==> flow/design.v <==
module Block(clk, en, rst, start, ballx, bally, x, y, hitx, topbotcol, LRcol);
input clk, en, rst, start;
input [9:0] ballx, bally, x, y;
output reg hitx, topbotcol, LRcol;
reg [3:0] S, NS;
parameter
Start = 4'd0,
init = 4'd1,
display = 4'd2,
hit = 4'd3,
tb = 4'd4,
lr = 4'd5;
always@(posedge clk or negedge rst)
begin
    if(rst == 1'b0)
        S <= Start;
    else if(en)
        S <= NS;
end
always@(*)
case(S)
    Start:
        NS = init;
    init:
        NS = display;
    display:
        if((ballx > x && ballx < x + 40 && bally == y) || (ballx > x && ballx < x + 40 && bally == y + 20))
            NS = tb;
        else if((bally > y && bally < y + 20 && (ballx == x || ballx == x + 1)) || (bally > y && bally < y + 20 && (ballx == x + 40 || ballx == x + 39)))
            NS = lr;
		  else
			   NS = display;
	 lr:
		NS = hit;
	 tb:
	   NS = hit;
    hit:
        NS = hit;
    default:
        NS = S;
endcase
always@(posedge clk or negedge rst)
begin
    if(rst == 1'b0)
    begin
        hitx <= 1'b0;
        topbotcol <= 1'b0;
        LRcol <= 1'b0;
    end
    else if(en)
    begin
        case(S)
            init:
				begin
                hitx <= 1'b0;
                topbotcol <= 1'b0;
                LRcol <= 1'b0;
				end
            display:
				begin
					 begin
                    hitx <= 1'b0;
					 end
				end
				tb:
				begin
                   topbotcol <= 1'b1;
                   hitx <= 1'b1;
				end
				lr:
				begin
                   LRcol <= 1'b1;
                   hitx <= 1'b1;
				end
            hit:
				begin
                topbotcol <= 1'b0;
                LRcol <= 1'b0;
                hitx <= 1'd1;
				end
        endcase
    end
end
endmodule
module Ballmove(rst, clk, clk60, start, topbotcol, LRcol, topbotcol2, LRcol2, topbotcol3, LRcol3, topbotcol4, LRcol4, topbotcol5, LRcol5, topbotcol6, LRcol6, topbotcol7, LRcol7, topbotcol8, LRcol8, topbotcol9, LRcol9, topbotcol10, LRcol10, topbotcol11, LRcol11, topbotcol12, LRcol12, topbotcol13, LRcol13, topbotcol14, LRcol14, topbotcol15, LRcol15, topbotcol16, LRcol16, ceilingcol, walcol, padcol, padAng, ballx, bally, L);
input rst, clk, clk60, start,topbotcol, LRcol, topbotcol2, LRcol2, topbotcol3, LRcol3, topbotcol4, LRcol4, topbotcol5, LRcol5, topbotcol6, LRcol6, topbotcol7, LRcol7, topbotcol8, LRcol8, topbotcol9, LRcol9, topbotcol10, LRcol10, topbotcol11, LRcol11, topbotcol12, LRcol12, topbotcol13, LRcol13, topbotcol14, LRcol14, topbotcol15, LRcol15, topbotcol16, LRcol16, padcol, ceilingcol, walcol;
input [2:0] padAng;
output reg [9:0] ballx, bally;
output reg L;
reg [3:0] S, NS;
reg [2:0] movex, movey;
reg UD;
reg [2:0] LR;
parameter
Start = 4'd0,
Startpos = 4'd1,
Startmove = 4'd2,
Move = 4'd3,
SwitchL = 4'd4,
SwitchR = 4'd8,
Switchy = 4'd5,
Padcol = 4'd6,
Done = 4'd7,
Startx = 10'd160,
Starty = 10'd100;
always@(posedge clk or negedge rst)
begin
    if(rst == 1'b0)
        S <= Start;
    else if(clk60)
        S <= NS;
end
always@(*)
begin
    case(S)
        Start:
            NS = Startpos;
        Startpos:
         if(start == 1'b0)
				NS = Startmove;
			else
				NS = Startpos;
		Startmove:
			NS = Move;
		Move:
			if(topbotcol == 1'b1 || topbotcol2 == 1'b1 || topbotcol3 == 1'b1 || topbotcol4 == 1'b1 || topbotcol5 == 1'b1 || topbotcol6 == 1'b1 || topbotcol7 == 1'b1 || topbotcol8 == 1'b1 || topbotcol9 == 1'b1 || topbotcol10 == 1'b1 || topbotcol11 == 1'b1 || topbotcol12 == 1'b1 || topbotcol13 == 1'b1 || topbotcol14 == 1'b1 || topbotcol15 == 1'b1 || topbotcol16 == 1'b1)
				NS = Switchy;
			else
			if(bally == 10'd1)
				NS = Switchy;
			else
			if(ballx == 10'd2)
				NS = SwitchL;
			else
			if(ballx == 10'd1)
				NS = SwitchL;
			else
			if(ballx == 10'd318)
				NS = SwitchR;
			else
			if(ballx == 10'd319)
				NS = SwitchR;
			else
			if(LRcol == 1'b1 || LRcol2 == 1'b1 || LRcol3 == 1'b1 || LRcol4 == 1'b1 || LRcol5 == 1'b1 || LRcol6 == 1'b1 || LRcol7 == 1'b1 || LRcol8 == 1'b1 || LRcol9 == 1'b1 || LRcol10 == 1'b1 || LRcol11 == 1'b1 || LRcol12 == 1'b1 || LRcol13 == 1'b1 || LRcol14 == 1'b1 || LRcol15 == 1'b1 || LRcol16 == 1'b1)
				NS = SwitchL;
			else
			if(padcol == 1'b1)
				NS = Padcol;
			else
			if(bally == 240)
				NS = Done;
			else
				NS = Move;
		Switchy:
			NS = Move;
		SwitchL:
			NS = Move;
		SwitchR:
			NS = Move;
		Padcol:
			NS = Move;
		Done:
			NS = Done;
		default:
			NS = S;
	endcase
end
always@(posedge clk or negedge rst)
begin
	if(rst == 1'b0)
	begin
		ballx <= 10'd160;
		bally <= 10'd100;
		UD <= 1'b0;
		LR <= 3'd0;
		L <= 1'b0;
		movex <= 3'd0;
		movey <= 3'd0;
	end
	else if(clk60)
	begin
		case(S)
			Start: 
			begin
				ballx <= 10'd160;
				bally <= 10'd100;
			end
			Startmove:
			begin
				movex <= 3'd0;
				movey <= 3'd1;
			end
			Move:
			begin
			if(UD == 1'b0 && LR == 3'd0)
			begin
				ballx <= ballx;
				bally <= bally + 1;
			end
			else if(UD == 1'b0 && LR == 3'd1)
			begin
				ballx <= ballx - 1;
				bally <= bally + 1;
			end
			else if(UD == 1'b0 && LR == 3'd2)
			begin
				ballx <= ballx - 2;
				bally <= bally + 1;
			end
			else if(UD == 1'b0 && LR == 3'd3)
			begin
				ballx <= ballx + 1;
				bally <= bally + 1;
			end
			else if(UD == 1'b0 && LR == 3'd4)
			begin
				ballx <= ballx + 2;
				bally <= bally + 1;
			end
			else if(UD == 1'b1 && LR == 3'd0)
			begin
				ballx <= ballx;
				bally <= bally - 1;
			end
			else if(UD == 1'b1 && LR == 3'd1)
			begin
				ballx <= ballx - 1;
				bally <= bally - 1;
			end
			else if(UD == 1'b1 && LR == 3'd2)
			begin
				ballx <= ballx - 2;
				bally <= bally - 1;
			end
			else if(UD == 1'b1 && LR == 3'd3)
			begin
				ballx <= ballx + 1;
				bally <= bally - 1;
			end
			else if(UD == 1'b1 && LR == 3'd4)
			begin
				ballx <= ballx + 2;
				bally <= bally - 1;
			end
			else
			begin
				bally <= ballx;
				bally <= bally;
			end
			end
			Switchy:
			begin
				if(UD == 1'b1)
				begin
					bally <= bally + 2;
					UD <= 1'b0;
				end
				else
				begin
					bally <= bally - 2;
					UD <= 1'b1;
				end
			end
			SwitchL:
			begin
				if(LR == 3'd1)
				begin
					ballx <= ballx + 2;
					LR <= 3'd3;
				end
				else if(LR == 3'd2)
				begin
					ballx <= ballx + 3;
					LR <= 3'd4;
				end
				else
				begin
					LR <= LR;
				end
			end
			SwitchR:
			begin
				if(LR == 3'd3)
				begin
					ballx <= ballx - 2;
					LR <= 3'd1;
				end
				else if(LR == 3'd4)
				begin
					ballx <= ballx - 3;
					LR <= 3'd2;
				end
				else
				begin
					LR <= LR;
				end
			end
			Padcol:
			begin
				bally <= bally - 1;
				UD <= 1'b1;
				case(padAng)
					3'd0:
					begin
						LR <= 3'd2;
					end
					3'd1:
					begin
						LR <= 3'd1;
					end
					3'd2:
					begin
						LR <= 3'd0;
					end
					3'd3:
					begin
						LR <= 3'd3;
					end
					3'd4:
					begin
						LR <= 3'd4;
					end
				endcase
			end
			Done:
			begin
				L <= 1'b1;
			end
		endcase
	end
end
endmodule
module Paddlemove(rst, clk, clk60, L, R, start, ballx, bally, padx, pady, Padcol, PadAng);
input rst, clk, clk60, L, R, start;
input [9:0] ballx, bally;
output reg Padcol;
output reg [2:0] PadAng;
output reg [9:0] padx, pady;
reg [3:0] S,NS;
parameter
PadW = 8'd80,
PadH = 5'd20,
PadStartX = 10'd100,
PadStartY = 10'd200,
ScreenW = 10'd320,
ScreenH = 10'd240,
Start = 4'd0,
Wait = 4'd1,
MoveL = 4'd2,
MoveR = 4'd3;
always@(posedge clk or negedge rst)
begin
    if(rst == 1'b0)
        S <= Start;
    else if(clk60)
        S <= NS;
end
always@(*)
    case(S)
        Start:
            if(start == 1'b0)
                NS = Wait;
            else
                NS = Start;
        Wait:
            if(L == 1'b0)
                NS = MoveL;
            else
            if(R == 1'b0)
                NS = MoveR;
            else
            if(L^~R == 1'b0)
                NS = Wait;
            else
                NS = Wait;
        MoveL:
            if(L == 1'b0)
                NS = MoveL;
            else
                NS = Wait;
        MoveR:
            if(R == 1'b0)
                NS = MoveR;
            else
                NS = Wait;
        default:
            NS = S;
    endcase
always@(posedge clk or negedge rst)
begin
    if(rst == 1'b0)
    begin
        padx <= PadStartX;
        pady <= PadStartY;
        Padcol <= 1'b0;
        PadAng <= 3'd0;
    end
    else if(clk60)
    begin
        case(S)
            Wait:
				begin
                if(ballx > padx && ballx < padx + 17 && bally == pady)
					 begin
                    Padcol <= 1'b1;
                    PadAng <= 3'd0;
					 end
                else
                if(ballx > padx + 16 && ballx < padx + 33 && bally == pady)
					 begin
                    Padcol <= 1'b1;
                    PadAng <= 3'd1;
					 end
                else
                if(ballx > padx + 32 && ballx < padx + 49 && bally == pady)
					 begin
                    Padcol <= 1'b1;
                    PadAng <= 3'd2;
					 end
                else
                if(ballx > padx + 48 && ballx < padx + 65 && bally == pady)
					 begin
                    Padcol <= 1'b1;
                    PadAng <= 3'd3;
					 end
                else
                if(ballx > padx + 64 && ballx < padx + 80 && bally == pady)
					 begin
                    Padcol <= 1'b1;
                    PadAng <= 3'd4;
					 end
                else
					 begin
                    padx <= padx;
                    Padcol <= 1'b0;
					 end
            end
            MoveL:
				begin
                if(ballx > padx && ballx < padx + 17 && bally == pady)
					 begin
                    Padcol <= 1'b1;
                    PadAng <= 3'd0;
					 end
                else
                if(ballx > padx + 16 && ballx < padx + 33 && bally == pady)
					 begin
                    Padcol <= 1'b1;
                    PadAng <= 3'd1;
					 end
                else
                if(ballx > padx + 32 && ballx < padx + 49 && bally == pady)
					 begin
                    Padcol <= 1'b1;
                    PadAng <= 3'd2;
					 end
                else
                if(ballx > padx + 48 && ballx < padx + 65 && bally == pady)
					 begin
                    Padcol <= 1'b1;
                    PadAng <= 3'd3;
					 end
                else
                if(ballx > padx + 64 && ballx < padx + 80 && bally == pady)
					 begin
                    Padcol <= 1'b1;
                    PadAng <= 3'd4;
					 end
                else
                if(padx == 10'd0)
					 begin
                    padx <= padx;
					 end
                else
					 begin
                    padx <= padx - 1;
                    Padcol <= 1'b0;
					 end
				end
            MoveR:
				begin
                if(ballx > padx && ballx < padx + 17 && bally == pady)
					 begin
                    Padcol <= 1'b1;
                    PadAng <= 3'd0;
					 end
                else
                if(ballx > padx + 16 && ballx < padx + 33 && bally == pady)
					 begin
                    Padcol <= 1'b1;
                    PadAng <= 3'd1;
					 end
                else
                if(ballx > padx + 32 && ballx < padx + 49 && bally == pady)
					 begin
                    Padcol <= 1'b1;
                    PadAng <= 3'd2;
					 end
                else
                if(ballx > padx + 48 && ballx < padx + 65 && bally == pady)
					 begin
                    Padcol <= 1'b1;
                    PadAng <= 3'd3;
					 end
                else
                if(ballx > padx + 64 && ballx < padx + 80 && bally == pady)
					 begin
                    Padcol <= 1'b1;
                    PadAng <= 3'd4;
					 end
                else
                if(padx == 10'd240)
					 begin
                    padx <= padx;
					 end
                else
					 begin
                    padx <= padx + 1;
                    Padcol <= 1'b0;
					 end
				end
            endcase
		end
	end
endmodule
module Display(clk, rst, x, y, ballx, bally, paddlex, paddley, block1x, block1y, block2x, block2y, block3x, block3y, block4x, block4y, block5x, block5y, block6x, block6y, block7x, block7y, block8x, block8y, block9x, block9y, block10x, block10y, block11x, block11y, block12x, block12y, block13x, block13y, block14x, block14y, block15x, block15y, block16x, block16y, hit1, hit2, hit3, hit4, hit5, hit6, hit7, hit8, hit9, hit10, hit11, hit12, hit13, hit14, hit15, hit16, start, done, L, W, color);
input clk, rst, start, hit1, hit2, hit3, hit4, hit5, hit6, hit7, hit8, hit9, hit10, hit11, hit12, hit13, hit14, hit15, hit16, done, W, L;
input [9:0] x, y, ballx, bally, paddlex, paddley, block1x, block1y, block2x, block2y, block3x, block3y, block4x, block4y, block5x, block5y, block6x, block6y, block7x, block7y, block8x, block8y, block9x, block9y, block10x, block10y, block11x, block11y, block12x, block12y, block13x, block13y, block14x, block14y, block15x, block15y, block16x, block16y;
output reg [2:0] color;
reg [8:0] shift;
reg [7:0] S, NS;
parameter
Start = 8'd0,
xypos = 8'd1,
black = 8'd2,
colour = 8'd3,
white = 8'd4,
Begin = 8'd5,
Win = 8'd6,
Loss = 8'd7;
always@(posedge clk or negedge rst)
begin
	if(rst == 1'b0)
		S<= Start;
	else 
		S<= NS;
end
always@(*)
begin
case(S)
	Start:
		if(start == 1'b0)
			NS = xypos;
		else
			NS = Start;
	xypos:
		if((x > paddlex && x < paddlex + 80 && y < paddley + 10 && y > paddley) || (x > ballx - 2 && x < ballx + 2 && y > bally - 2 && y < bally + 2) && L == 1'b0 && W == 1'b0)
			NS = black;
		else if(x > block1x && x < block1x + 40 && y > block1y && y < block1y + 20 && hit1 == 1'b0 && L == 1'b0 && W == 1'b0)
			NS = colour;
		else if(x > block2x && x < block2x + 40 && y > block2y && y < block2y + 20 && hit2 == 1'b0 && L == 1'b0 && W == 1'b0)
			NS = colour;
		else if(x > block3x && x < block3x + 40 && y > block3y && y < block3y + 20 && hit3 == 1'b0 && L == 1'b0 && W == 1'b0)
			NS = colour;
		else if(x > block4x && x < block4x + 40 && y > block4y && y < block4y + 20 && hit4 == 1'b0 && L == 1'b0 && W == 1'b0)
			NS = colour;
		else if(x > block5x && x < block5x + 40 && y > block5y && y < block5y + 20 && hit5 == 1'b0 && L == 1'b0 && W == 1'b0)
			NS = colour;
		else if(x > block6x && x < block6x + 40 && y > block6y && y < block6y + 20 && hit6 == 1'b0 && L == 1'b0 && W == 1'b0)
			NS = colour;
		else if(x > block7x && x < block7x + 40 && y > block7y && y < block7y + 20 && hit7 == 1'b0 && L == 1'b0 && W == 1'b0)
			NS = colour;
		else if(x > block8x && x < block8x + 40 && y > block8y && y < block8y + 20 && hit8 == 1'b0 && L == 1'b0 && W == 1'b0)
			NS = colour;
		else if(x > block9x && x < block9x + 40 && y > block9y && y < block9y + 20 && hit9 == 1'b0 && L == 1'b0 && W == 1'b0)
			NS = colour;
		else if(x > block10x && x < block10x + 40 && y > block10y && y < block10y + 20 && hit10 == 1'b0 && L == 1'b0 && W == 1'b0)
			NS = colour;
		else if(x > block11x && x < block11x + 40 && y > block11y && y < block11y + 20 && hit11 == 1'b0 && L == 1'b0 && W == 1'b0)
			NS = colour;
		else if(x > block12x && x < block12x + 40 && y > block12y && y < block12y + 20 && hit12 == 1'b0 && L == 1'b0 && W == 1'b0)
			NS = colour;
		else if(x > block13x && x < block13x + 40 && y > block13y && y < block13y + 20 && hit13 == 1'b0 && L == 1'b0 && W == 1'b0)
			NS = colour;
		else if(x > block14x && x < block14x + 40 && y > block14y && y < block14y + 20 && hit14 == 1'b0 && L == 1'b0 && W == 1'b0)
			NS = colour;
		else if(x > block15x && x < block15x + 40 && y > block15y && y < block15y + 20 && hit15 == 1'b0 && L == 1'b0 && W == 1'b0)
			NS = colour;
		else if(x > block16x && x < block16x + 40 && y > block16y && y < block16y + 20 && hit16 == 1'b0 && L == 1'b0 && W == 1'b0)
			NS = colour;
		else if(L == 1'b1)
			NS = Loss;
		else if(W == 1'b1)
			NS = Win;
		else 
			NS = white;
	black:
		NS = xypos;
	colour:
		NS = xypos;
	white:
		NS = xypos;
	Win:
		NS = xypos;
	Loss:
		NS = xypos;
	default:
		NS = S;
endcase
end
always@(posedge clk or negedge rst)
begin
	if(rst == 1'b0)
	begin
		color <= 3'b111;
	end
	else
	begin
		case (S)
			Start:
			begin
			color <= 3'b000;
			end
			black:
			begin
			color <= 3'b001;
			end
			colour:
			begin
			color <= 3'b010;
			end
			white:
			begin
			color <= 3'b011;
			end
			Win:
			begin
			color <= 3'b100;
			end
			Loss:
			begin
			color <= 3'b101;
			end
			default:
			begin
			color <= 3'b111;
			end
		endcase
	end
end
endmodule
module BreakoutControl(clk_50, strt, rst, L, R, tick, color, pix_x, pix_y, ball_x, ball_y, pad_x, bricks, win, lose);
input clk_50;
input strt, rst, L, R;
input tick;
output [2:0] color;
output [8:0] pix_x;
output [7:0] pix_y;
output [9:0] ball_x;
output [9:0] ball_y;
output [9:0] pad_x;
output [15:0] bricks;
output win, lose;
parameter 
Start = 4'd0,
Play = 4'd1,
Win = 4'd2,
Lose = 4'd3,
block1x = 10'd1,
block1y = 10'd50,
block2x = 10'd41,
block2y = 10'd50,
block3x = 10'd81,
block3y = 10'd50,
block4x = 10'd121,
block4y = 10'd50,
block5x = 10'd161,
block5y = 10'd50,
block6x = 10'd201,
block6y = 10'd50,
block7x = 10'd241,
block7y = 10'd50,
block8x = 10'd281,
block8y = 10'd50,
block9x = 10'd1,
block9y = 10'd19,
block10x = 10'd41,
block10y = 10'd19,
block11x = 10'd81,
block11y = 10'd19,
block12x = 10'd121,
block12y = 10'd19,
block13x = 10'd161,
block13y = 10'd19,
block14x = 10'd201,
block14y = 10'd19,
block15x = 10'd241,
block15y = 10'd19,
block16x = 10'd281,
block16y = 10'd19;
wire [2:0] color;
reg [3:0] S,NS;
reg W, done, start_state, ph25; 
reg [9:0] x, y;
wire [9:0] ballx, bally, padx, pady;
wire [2:0] PadAng;
wire padcol, topbotcol, LRcol, topbotcol2, LRcol2, topbotcol3, LRcol3, topbotcol4, LRcol4, topbotcol5, LRcol5, topbotcol6, LRcol6, topbotcol7, LRcol7, topbotcol8, LRcol8, topbotcol9, LRcol9, topbotcol10, LRcol10, topbotcol11, LRcol11, topbotcol12, LRcol12, topbotcol13, LRcol13, topbotcol14, LRcol14, topbotcol15, LRcol15, topbotcol16, LRcol16, ceilingcol, walcol, Lo;
wire Hit1, Hit2, Hit3, Hit4, Hit5, Hit6, Hit7, Hit8, Hit9, Hit10, Hit11, Hit12, Hit13, Hit14, Hit15, Hit16;
wire clk60;
assign clk60 = tick;
Paddlemove pad(rst, clk_50, clk60, L, R, strt, ballx, bally, padx, pady, padcol, PadAng);
Block blk1(clk_50, clk60, rst, strt, ballx, bally, block1x, block1y, Hit1, topbotcol, LRcol);
Block blk2(clk_50, clk60, rst, strt, ballx, bally, block2x, block2y, Hit2, topbotcol2, LRcol2);
Block blk3(clk_50, clk60, rst, strt, ballx, bally, block3x, block3y, Hit3, topbotcol3, LRcol3);
Block blk4(clk_50, clk60, rst, strt, ballx, bally, block4x, block4y, Hit4, topbotcol4, LRcol4);
Block blk5(clk_50, clk60, rst, strt, ballx, bally, block5x, block5y, Hit5, topbotcol5, LRcol5);
Block blk6(clk_50, clk60, rst, strt, ballx, bally, block6x, block6y, Hit6, topbotcol6, LRcol6);
Block blk7(clk_50, clk60, rst, strt, ballx, bally, block7x, block7y, Hit7, topbotcol7, LRcol7);
Block blk8(clk_50, clk60, rst, strt, ballx, bally, block8x, block8y, Hit8, topbotcol8, LRcol8);
Block blk9(clk_50, clk60, rst, strt, ballx, bally, block9x, block9y, Hit9, topbotcol9, LRcol9);
Block blk10(clk_50, clk60, rst, strt, ballx, bally, block10x, block10y, Hit10, topbotcol10, LRcol10);
Block blk11(clk_50, clk60, rst, strt, ballx, bally, block11x, block11y, Hit11, topbotcol11, LRcol11);
Block blk12(clk_50, clk60, rst, strt, ballx, bally, block12x, block12y, Hit12, topbotcol12, LRcol12);
Block blk13(clk_50, clk60, rst, strt, ballx, bally, block13x, block13y, Hit13, topbotcol13, LRcol13);
Block blk14(clk_50, clk60, rst, strt, ballx, bally, block14x, block14y, Hit14, topbotcol14, LRcol14);
Block blk15(clk_50, clk60, rst, strt, ballx, bally, block15x, block15y, Hit15, topbotcol15, LRcol15);
Block blk16(clk_50, clk60, rst, strt, ballx, bally, block16x, block16y, Hit16, topbotcol16, LRcol16);
Ballmove ball(rst, clk_50, clk60, strt, topbotcol, LRcol, topbotcol2, LRcol2, topbotcol3, LRcol3, topbotcol4, LRcol4, topbotcol5, LRcol5, topbotcol6, LRcol6, topbotcol7, LRcol7, topbotcol8, LRcol8, topbotcol9, LRcol9, topbotcol10, LRcol10, topbotcol11, LRcol11, topbotcol12, LRcol12, topbotcol13, LRcol13, topbotcol14, LRcol14, topbotcol15, LRcol15, topbotcol16, LRcol16, ceilingcol, walcol, padcol, PadAng, ballx, bally, Lo);
Display dis(clk_50, rst, x, y, ballx, bally, padx, pady, block1x, block1y, block2x, block2y, block3x, block3y, block4x, block4y, block5x, block5y, block6x, block6y, block7x, block7y, block8x, block8y, block9x, block9y, block10x, block10y, block11x, block11y, block12x, block12y, block13x, block13y, block14x, block14y, block15x, block15y, block16x, block16y, Hit1, Hit2, Hit3, Hit4, Hit5, Hit6, Hit7, Hit8, Hit9, Hit10, Hit11, Hit12, Hit13, Hit14, Hit15, Hit16, strt, done, Lo, W, color);
assign pix_x = x[8:0];
assign pix_y = y[7:0];
assign ball_x = ballx;
assign ball_y = bally;
assign pad_x = padx;
assign bricks = {Hit16, Hit15, Hit14, Hit13, Hit12, Hit11, Hit10, Hit9, Hit8, Hit7, Hit6, Hit5, Hit4, Hit3, Hit2, Hit1};
assign win = W;
assign lose = Lo;
always @(posedge clk_50 or negedge rst) begin
	if (rst == 1'b0) begin
		ph25 <= 0;
	end else begin
		ph25 <= ~ph25;
	end
end
always @(posedge clk_50 or negedge rst) begin
	if (rst == 1'b0) begin
		x <= 0;
		y <= 0;
	end else if (ph25 == 1'b0) begin
		if (x == 10'd320) begin
			x <= 0;
			if (y == 10'd240) begin
				y <= 0;
			end else begin
				y <= y + 10'd1;
			end
		end else begin
			x <= x + 10'd1;
		end
	end
end
always@(posedge clk_50 or negedge rst)
begin
	if(rst == 1'b0)
		S<= Start;
	else 
		S<= NS;
end
always@(*)
begin
case(S)
	Start:
		if(strt == 1'b0)
			NS = Play;
		else 
			NS = Start;
	Play:
		if(Hit1 == 1'b1 && Hit2 == 1'b1 && Hit3 == 1'b1 && Hit4 == 1'b1 && Hit5 == 1'b1 && Hit6 == 1'b1 && Hit7 == 1'b1 && Hit8 == 1'b1 && Hit9 == 1'b1 && Hit10 == 1'b1 && Hit11 == 1'b1 && Hit12 == 1'b1 && Hit13 == 1'b1 && Hit14 == 1'b1 && Hit15 == 1'b1 && Hit16 == 1'b1)
			NS = Win;
		else 
			if(Lo == 1'b1)
				NS = Lose;
			else
			NS = Play;
	Win:
		NS = Win;
	Lose: 
		NS = Lose;
	default:
		NS = S;
endcase
end
always@(posedge clk_50 or negedge rst)
begin
	if(rst == 1'b0)
	begin 
		done <= 1'b0;
		W <= 1'b0;
		start_state <= 1'b1;
	end
	else 
	begin
		case (S)
			Start:
			begin
				done <= 1'b0;
				W <= 1'b0;
			end
			Win:
			begin
				W <= 1'b1;
			end
		endcase
	end
end
endmodule	
From RTL to reports: BreakoutControl
The steps from the RTL of BreakoutControl to its reports follow in flow order.
Lines are those of the file above, counted from 1.
Cell names lack the library's common part.
Not given: -
- top module: BreakoutControl
- clock input: clk_50
- library: sky130hd
- timing corner: tt_025C_1v80

Elaborated design
Counts by Yosys on the flattened word-level netlist (proc, flatten, opt, wreduce; memories kept). Register bits leave out memories and registers merged into their read ports (data or address). Print and check cells are left out.
- register bits after elaboration: 196
- noted input bits: 6
- output and inout bits at 68
- order comparisons at 58
- noted reductions and logical operators: 508
- noted add/sub/neg operators: 23
- noted mux-type cells: 212
- bitwise logic cells at 20
- equality and inequality tests at 167
- operator list (cell ; count):
    2-to-1 mux 10 bit ; 39
    parallel mux 4 bit (select 4 bit) ; 18
    logical AND 1 bit ; 205
    greater-than comparator 10 x 32 -> 1 bit ; 6
    < comparator 10 x 32 -> 1 bit ; 6
    == test 4 x 2 -> 1 bit with constant B ; 38
    == test 4 x 3 -> 1 bit with constant B ; 36
    2-to-1 mux 8 bit ; 18
    AND reduction 2 bit ; 69
    == test 10 x 8 -> 1 bit with constant B ; 13
    nonzero test 2 bit ; 51
    2-to-1 mux 4 bit ; 25
    parallel mux 1 bit (select 2 bit) ; 50
    2-to-1 mux 3 bit ; 27
    == test 10 x 9 -> 1 bit with constant B ; 8
    nonzero test 4 bit ; 20
    parallel mux 10 bit (select 4 bit) ; 2
    logical OR 1 bit ; 79
    == test 4 x 1 -> 1 bit with constant B ; 19
    zero test 4 bit ; 19
    == test 10 x 7 -> 1 bit with constant B ; 7
    greater-than comparator 10 x 8 -> 1 bit with constant B ; 7
    < comparator 10 x 8 -> 1 bit with constant B ; 7
    OR reduction 2 bit ; 32
    < comparator 10 x 7 -> 1 bit with constant B ; 6
    OR reduction 3 bit ; 17
    adder 10 x 1 -> 10 bit with constant B ; 5
    == test 10 x 6 -> 1 bit with constant B ; 5
Not listed: further kinds 55, cells in them 154.

Longest topological paths
Depth = most cells in a row (Yosys ltp): at word level without a register or memory, in the mapped netlist without a sequential cell, where the memories' decode and read muxes count.
- noted word-level depth: 25
- noted ABC_AREA: 1
- mapped depth: 21

Synthesis result
Yosys stat after the flow's synthesis: flattened, memories mapped to cells. It holds for the ABC_AREA given above (unset counts as 0); a run with the other value may have another netlist.
The area totals of this step are shown rounded.
- cells by type (cell type ; count ; total area (um^2)):
    dfrtp_1 ; 202 ; 5.05E+03
    nand2_1 ; 599 ; 2.25E+03
    ha_1 ; 154 ; 1.93E+03
    inv_1 ; 302 ; 1.13E+03
    a21oi_1 ; 186 ; 930.893
    nor2_1 ; 234 ; 878.342
    dfstp_2 ; 33 ; 867.082
    nand3_1 ; 160 ; 800.768
    xor2_1 ; 76 ; 665.638
    o21ai_0 ; 115 ; 575.552
    buf_4 ; 44 ; 330.317
    nand4_1 ; 48 ; 300.288
    o21ai_1 ; 37 ; 185.178
    nor3_1 ; 35 ; 175.168
    o2111ai_1 ; 19 ; 166.41
    nor2_4 ; 13 ; 146.39
    o211ai_1 ; 17 ; 127.622
    clkbuf_1 ; 31 ; 116.362
Not listed: further types 52, cells in them 245.
- mapped flip-flops at 235
- noted buffer cells: 104
- noted mapped area: 18400 um^2
- mapped cells: 2550
- area of sequential cells: 5920 um^2

Worst setup path after synthesis
Source: OpenSTA report_checks on the synthesized netlist (no wires, ideal clock, input and output delay 20% of the period each), path of least setup slack; recovery checks are left aside. Register names are those of the netlist, which keeps one name where synthesis merged equal registers.
- path kind: reg2reg
- from: register pad.padx[6]
- to: register pad.padx[0]
- noted path delay: 2.989 ns
- clock period at 10.0 ns
- stages at 18
- noted required time: 9.882 ns
- arrival time at 2.871 ns
- buffers on the path at 2
- path slack at 7.011 ns
- launch time at the first pin at 0.000 ns
- synthesis period reached: 2.989 ns
"path delay" is the arrival time less input delay plus setup time.
"stages" counts driving pins, that of a launching flip-flop among them; a cell with two outputs on the path counts twice.
"synthesis period reached" = period - worst setup slack (recovery checks aside). The figure is calculated, with input and output delays left at 20% of the set period.
Between the ends stands the longest chain of elaborated cells between them, by number of cells; it is not shown to be the way that was timed. Of several equally long chains one is given.
A line is the first line of the expression or statement that the cell stems from. Yosys adds cells for indexed reads and writes and turns some case tables into memories.
At most two assigning lines are given for a register; there are more.
- path through: dfstp_2 > clkbuf_1 > inv_1 > ha_1 > nand2_1 > o21ai_1 > xor2_1 > ha_1 > a21oi_1 > o21a_1 > nand2_1 > a21oi_4 > nand3_2 > nand2_2 > nand2_4 > buf_6 > nand4_1 > nand2_1
- length of the longest elaborated chain at 10
- noted elaborated cells between the ends (all ways): 57
- those cells by class: 9 x add/sub; 10 x compare; 13 x eq/ne; 13 x mux; 12 x reduce/logical
- RTL lines, path post-synthesis (what ; RTL line ; RTL):
    from (decl) ; 338 ; output reg [9:0] padx, pady;
    from (assign) ; 393 ; padx <= PadStartX;
    from (assign) ; 434 ; padx <= padx;
    adder 10 x 7 -> 11 bit ; 506 ; if(ballx > padx + 64 && ballx < padx + 80 && bally == pady)
    greater-than comparator 10 x 32 -> 1 bit ; 506 ;
    logical AND 1 bit x2 ; 506 ;
    2-to-1 mux 10 bit ; 506 ;
    2-to-1 mux 10 bit ; 500 ; if(ballx > padx + 48 && ballx < padx + 65 && bally == pady)
    2-to-1 mux 10 bit ; 494 ; if(ballx > padx + 32 && ballx < padx + 49 && bally == pady)
    2-to-1 mux 10 bit ; 488 ; if(ballx > padx + 16 && ballx < padx + 33 && bally == pady)
    2-to-1 mux 10 bit ; 482 ; if(ballx > padx && ballx < padx + 17 && bally == pady)
    parallel mux 10 bit (select 2 bit) ; 400 ; case(S)
    to (assign) ; 393 ;
    to (assign) ; 434 ;
    to (decl) ; 338 ;

Timing after layout
Path of least setup slack in the final report of job 1 (OpenROAD, finished layout, wires in). Where an end is a register, its clock arrival counts in the times.
- path kind: reg2reg
- from: register ball.ballx[1]
- to: register dis.S
- clock period at 6.76 ns
- buffers on the path at 0
- stages at 15
- path slack at 2.59 ns
- arrival time at 4.65 ns
- noted required time: 7.24 ns
- launch time at the first pin at 0.60 ns
An end named without its bit number is one bit of that signal or, where synthesis recoded a state register, one of its new flip-flops.
At most two assigning lines are given for a register; there are more.
- path through: dfrtp_1 > inv_1 > ha_1 > nand2_1 > xor2_1 > ha_1 > nand2_1 > nor2_1 > a21oi_1 > o21ai_0 > nand2_1 > nor2_1 > nand3_1 > nand3_2 > nor2_1
- RTL lines, path after layout (what ; RTL line ; RTL):
    from (decl) ; 88 ; output reg [9:0] ballx, bally;
    from (assign) ; 197 ; ballx <= ballx;
    from (assign) ; 202 ; ballx <= ballx - 1;
    to (assign) ; 544 ; S<= Start;
    to (assign) ; 546 ; S<= NS;
    to (decl) ; 531 ; reg [7:0] S, NS;
Chain of elaborated cells between the ends: none given.

Add stored flow runs of BreakoutControl

BreakoutControl through Yosys and OpenROAD on sky130hd: 3 stored runs, unordered, with their settings and measured results. The constraints put input and output delay at 20% of the set period each and load the outputs with 0.01 pF.
By "period reached" is meant the clock period of the run minus its worst setup slack. This is arithmetic on one report: input and output delays are still those of the set period (20% each).
"time used up by the worst setup path" = time allowed to the worst setup path (clock period - input delay - output delay, where it has them) - its slack; a late launch clock adds to it, a late capture clock takes from it.
"total design power" is the tool's figure for a default switching activity; nothing was simulated.
Results are given in rounded form.

Job 1
Settings were ABC_AREA = 1; CAP_MARGIN = 30; CORE_MARGIN = 7; GPL_TIMING_DRIVEN = 0; MIN_ROUTING_LAYER = met2; SLEW_MARGIN = 20; TNS_END_PERCENT = 100; period_ns = 6.76; CORE_UTILIZATION = 40
- utilization after routing: 46.1 %
- time used up by the worst setup path: 4.17 ns
- worst setup path type: reg2reg
- total negative setup slack at 0.000 ns
- noted the synthesized cell area: 18400 um^2
- setup slack of the worst path: 2.59 ns
- worst hold slack after layout: 0.437 ns
- period reached: 4.170 ns
- total design power at 7.06 mW
- die size at 52200 um^2
- standard-cell area after layout: 20900 um^2

Job 2
Settings were ABC_AREA = 1; CAP_MARGIN = 30; CORE_MARGIN = 7; SLEW_MARGIN = 40; TNS_END_PERCENT = 100; period_ns = 6.76; CORE_UTILIZATION = 40
- worst hold slack after layout: 0.435 ns
- total design power at 6.76 mW
- utilization after routing: 44.9 %
- setup slack of the worst path: 3.19 ns
- period reached: 3.570 ns
- total negative setup slack at 0.000 ns
- die size at 52200 um^2
- noted the synthesized cell area: 18400 um^2
- standard-cell area after layout: 20400 um^2
- time used up by the worst setup path: 2.22 ns
- worst setup path type: reg2out

Job 3
Settings were CORE_UTILIZATION = 40; SETUP_SLACK_MARGIN = 0.06; period_ns = 4.75; CAP_MARGIN = 20; CORE_MARGIN = 2; SLEW_MARGIN = 20
- total design power at 9.75 mW
- setup slack of the worst path: 0.392 ns
- standard-cell area after layout: 19500 um^2
- noted the synthesized cell area: 17300 um^2
- period reached: 4.358 ns
- time used up by the worst setup path: 4.36 ns
- worst setup path type: reg2reg
- worst hold slack after layout: 0.463 ns
- die size at 45000 um^2
- utilization after routing: 45.3 %
- total negative setup slack at 0.000 ns
